==> flow/design.v <==
module apb_slave (
  input  logic        PCLK,
  input  logic        PRESETn,
  input  logic [31:0] PADDR,
  input  logic        PSEL,
  input  logic        PENABLE,
  input  logic        PWRITE,
  input  logic [31:0] PWDATA,
  output logic [31:0] PRDATA,
  output logic        PREADY,
  output logic        PSLVERR
);
  logic [15:0] [31:0] registers;
  logic [3:0] addr_index;
  logic       addr_valid;
  assign addr_index = PADDR[5:2];
  assign addr_valid = (PADDR[31:6] == 0);
  typedef enum logic [1:0] {
    IDLE,
    SETUP,
    ACCESS
  } apb_state_t;
  apb_state_t current_state, next_state;
  always_ff @(posedge PCLK or negedge PRESETn) begin
    if (!PRESETn) begin
      current_state <= IDLE;
    end else begin
      current_state <= next_state;
    end
  end
  always_comb begin
    case (current_state)
      IDLE: begin
        if (PSEL && !PENABLE)
          next_state = SETUP;
        else
          next_state = IDLE;
      end
      SETUP: begin
        if (PSEL && PENABLE)
          next_state = ACCESS;
        else
          next_state = IDLE;
      end
      ACCESS: begin
        if (PSEL && !PENABLE)
          next_state = SETUP;
        else
          next_state = IDLE;
      end
      default:
        next_state = IDLE;
    endcase
  end
  always_ff @(posedge PCLK or negedge PRESETn) begin
    if (!PRESETn) begin
      for (int i = 0; i < 16; i++)
        registers[i] <= 32'h0;
      PRDATA <= 32'h0;
      PREADY <= 1'b1;   
      PSLVERR <= 1'b0;  
    end
    else begin
      PREADY <= (next_state != SETUP);
      PSLVERR <= 1'b0;
      if (current_state == SETUP && PSEL && PENABLE) begin
        if (!addr_valid) begin
          PSLVERR <= 1'b1;
        end
        else if (!PWRITE) begin
          PRDATA <= registers[addr_index];
        end
      end
      if (current_state == ACCESS && PSEL && PENABLE && addr_valid && PWRITE) begin
        registers[addr_index] <= PWDATA;
      end
    end
  end
endmodule
[Step by step through the tools: apb_slave]
The steps from the RTL of apb_slave to its reports follow in flow order.
Lines are those of the file above, counted from 1.
The mark n/a stands for no value.
Inputs
  top: apb_slave
  clock: PCLK
  standard-cell library: sky130hd
  corner: tt_025C_1v80

[Elaborated design]
Source: Yosys, flattened and elaborated, memories not mapped. Widths are those after wreduce. Registers that Yosys merges into a memory's read port (data or address) are not register bits. Print and check cells do not count. Equal cells are merged and count once.
Cells by class
  add/sub/neg operators: 1
  equality and inequality tests: 3
  shift-type cells: 3
  mux-type cells: 5
  bitwise gates (word level): 4
  reduce/logical cells: 13
Operators by type and width (count)
  variable shift 32 x 33 -> 512 bit: 1
  variable shift 32 x 33 -> 512 bit with constant A: 1
  indexed select 512 x 10 -> 32 bit: 1
  AND 512 bit: 1
  OR 512 bit: 1
  NOT 512 bit: 1
  negation 9 -> 33 bit: 1
  logical NOT 26 bit: 1
  logical AND 1 bit: 8
  case mux 2 bit (select 2 bit): 1
  AND reduction 3 bit: 1
  2-to-1 mux 1 bit: 3
  equality test 2 x 1 -> 1 bit with constant B: 1
  inequality test 2 x 1 -> 1 bit with constant B: 1
  equality test 2 bit with constant B: 1
  logical NOT 2 bit: 1
  OR reduction 2 bit: 1
  2-to-1 mux 2 bit: 1
  NOT 1 bit: 1
  logical NOT 1 bit: 1
Bit counts
  bits in registers: 548
  cells after elaboration: 34

[Depth]
Depth = most cells in a row (Yosys ltp): at word level without a register or memory, in the mapped netlist without a sequential cell, where the memories' decode and read muxes count.
Logic depth
  depth in word-level cells: 5
  ABC_AREA: 0
  depth in mapped cells: 12

[Mapped cells and area]
Yosys stat after the flow's synthesis: flattened, memories mapped to cells. It holds for the ABC_AREA given above (unset counts as 0); a run with the other value may have another netlist.
Totals and module areas in this step are rounded.
Cells by type
  sky130_fd_sc_hd__dfrtp_1: count 547, total area 1.37E+04 µm²
  sky130_fd_sc_hd__mux2_2: count 464, total area 5.23E+03 µm²
  sky130_fd_sc_hd__mux4_2: count 128, total area 2.88E+03 µm²
  sky130_fd_sc_hd__mux2_1: count 66, total area 743.213 µm²
  sky130_fd_sc_hd__a22oi_1: count 64, total area 480.461 µm²
  sky130_fd_sc_hd__clkbuf_1: count 71, total area 266.506 µm²
  sky130_fd_sc_hd__mux2_4: count 14, total area 210.202 µm²
  sky130_fd_sc_hd__buf_6: count 17, total area 191.434 µm²
  sky130_fd_sc_hd__nand2_1: count 39, total area 146.39 µm²
  sky130_fd_sc_hd__buf_2: count 21, total area 105.101 µm²
  sky130_fd_sc_hd__buf_1: count 21, total area 78.826 µm²
  sky130_fd_sc_hd__dfstp_2: count 2, total area 52.55 µm²
  sky130_fd_sc_hd__nor4_1: count 8, total area 50.048 µm²
  sky130_fd_sc_hd__nand2_4: count 4, total area 45.043 µm²
  sky130_fd_sc_hd__nor2_1: count 11, total area 41.29 µm²
  sky130_fd_sc_hd__ha_1: count 2, total area 25.024 µm²
  sky130_fd_sc_hd__nand4_1: count 4, total area 25.024 µm²
  sky130_fd_sc_hd__inv_1: count 6, total area 22.522 µm²
Not listed: further types 20, cells in them 29.
Mapped netlist
  standard cells after synthesis: 1518
  cell area after synthesis: 25000 µm²
  sequential part of the area: 14000 µm²
  flip-flops: 549

[Worst setup path after synthesis]
OpenSTA on the mapped netlist: ideal clock, no wires. The path of least setup slack (recovery checks aside). Input and output delay are each 20% of the period. Register names are those of the netlist, which keeps one name where synthesis merged equal registers.
Path after synthesis
  path type: input to register
  from: input PADDR[2]
  to: register registers
  period: 5000 ps
  input delay: 1000 ps
  setup time: 125 ps
  launch time at the first pin: 1000 ps
  arrival time: 3757 ps
  path slack: 1118 ps
  path delay: 2882 ps
  driving pins on the path: 10
  path buffers: 4
  synthesis period reached: 3882 ps
"path delay" = arrival - input delay + setup time.
"driving pins on the path": output pins that drive a net of the path, with the launching flip-flop's if there is one; two outputs of one cell count as two.
"synthesis period reached" = period - worst setup slack (recovery checks aside). The figure is calculated, with input and output delays left at 20% of the set period.
An end named without its bit number is one bit of that signal or, where synthesis recoded a state register, one of its new flip-flops.
Between the ends stands the longest chain of elaborated cells between them, by number of cells; it is not shown to be the way that was timed. Of several equally long chains one is given.
A line is the first line of the expression or statement that the cell stems from. Yosys adds cells for indexed reads and writes and turns some case tables into memories.
Between the ends, after synthesis
  path through: sky130_fd_sc_hd__buf_2 sky130_fd_sc_hd__clkbuf_1 sky130_fd_sc_hd__buf_1 sky130_fd_sc_hd__nor3_1 sky130_fd_sc_hd__ha_1 sky130_fd_sc_hd__or4b_4 sky130_fd_sc_hd__nor4_4 sky130_fd_sc_hd__nand2_4 sky130_fd_sc_hd__buf_6 sky130_fd_sc_hd__mux2_4
  length of the longest elaborated chain: 5
Ends and longest elaborated chain, after synthesis
  start: declaration: line 4  | input  logic [31:0] PADDR,
  negation 9 -> 33 bit: line 75  | registers[addr_index] <= PWDATA;
  variable shift 32 x 33 -> 512 bit: line 75
  NOT 512 bit: line 75
  AND 512 bit: line 75
  OR 512 bit: line 75
  end: assignment: line 75
  end: declaration: line 13  | logic [15:0] [31:0] registers;

[Path in the finished layout]
Path of least setup slack in the final report of flow run A (OpenROAD, finished layout, wires in). Where an end is a register, its clock arrival counts in the times.
The report prints the path's times to 10 ps; the period is as set.
Path post-layout
  path type: input to register
  from: input PADDR[12]
  to: register registers
  period: 5120 ps
  input delay: 1020 ps
  setup time: 110 ps
  launch time at the first pin: 1020 ps
  arrival time: 4320 ps
  path slack: 1260 ps
  driving pins on the path: 7
  path buffers: 2
An end named without its bit number is one bit of that signal or, where synthesis recoded a state register, one of its new flip-flops.
Between the ends stands the longest chain of elaborated cells between them, by number of cells; it is not shown to be the way that was timed. Of several equally long chains one is given.
Between the ends, post-layout
  path through: sky130_fd_sc_hd__clkdlybuf4s50_1 sky130_fd_sc_hd__nor4_1 sky130_fd_sc_hd__nand4_1 sky130_fd_sc_hd__nor2_1 sky130_fd_sc_hd__nand4_1 sky130_fd_sc_hd__buf_4 sky130_fd_sc_hd__mux2_2
  length of the longest elaborated chain: 3
Ends and longest elaborated chain, post-layout
  start: declaration: line 4  | input  logic [31:0] PADDR,
  logical NOT 26 bit: line 17  | assign addr_valid = (PADDR[31:6] == 0);
  logical AND 1 bit (2 in a row): line 74  | if (current_state == ACCESS && PSEL && PENABLE && addr_valid && PWRITE) begin
  end: assignment: line 75  | registers[addr_index] <= PWDATA;
  end: declaration: line 13  | logic [15:0] [31:0] registers;

Top module apb_slave; platform sky130hd; tools Yosys and OpenROAD; 3 stored runs in no particular order. Input and output delays are each 20% of the period that was set; the output load is 0.01 pF.
"worst path time" means the part of the period allowed to the worst setup path (the constraints hold back 20% at inputs and 20% at outputs) less its slack; where the path has registers, the arrival times of their clocks count too.
"worst path time" is given in steps of 10 ps.
Results are given in rounded form.

==> flow run A: settings <==
{ "ABC_AREA": 0, "CAP_MARGIN": 35, "CELL_PAD_IN_SITES_DETAIL_PLACEMENT": 1, "CELL_PAD_IN_SITES_GLOBAL_PLACEMENT": 3, "CORE_ASPECT_RATIO": 1.87, "CORE_UTILIZATION": 57, "GPL_ROUTABILITY_DRIVEN": 0, "GPL_TIMING_DRIVEN": 1, "HOLD_SLACK_MARGIN": 0.25, "MAX_ROUTING_LAYER": "met5", "MIN_ROUTING_LAYER": "met2", "PLACE_DENSITY": 0.46, "SLEW_MARGIN": 40, "TNS_END_PERCENT": 5, "period_ns": 5.12, "CORE_MARGIN": 2 }
==> flow run A: results <==
utilization after layout: 0.66
full die area: 45000 µm²
lowest setup slack: 1300 ps
worst path time: 2830 ps
worst setup path kind: input to register
area of the synthesized netlist: 25000 µm²

==> flow run B: settings <==
{ "CORE_UTILIZATION": 40, "period_ns": 3.81, "CAP_MARGIN": 20, "CORE_MARGIN": 2, "SLEW_MARGIN": 20 }
==> flow run B: results <==
utilization after layout: 0.47
full die area: 63000 µm²
lowest setup slack: 820 ps
worst path time: 2230 ps
worst setup path kind: input to register
area of the synthesized netlist: 25000 µm²

==> flow run C: settings <==
{ "CELL_PAD_IN_SITES_GLOBAL_PLACEMENT": 1, "CORE_UTILIZATION": 40, "MIN_ROUTING_LAYER": "met2", "period_ns": 5.0, "CAP_MARGIN": 20, "CORE_MARGIN": 2, "SLEW_MARGIN": 20 }
==> flow run C: results <==
utilization after layout: 0.47
full die area: 63000 µm²
lowest setup slack: 1400 ps
worst path time: 2650 ps
worst setup path kind: input to register
area of the synthesized netlist: 25000 µm²
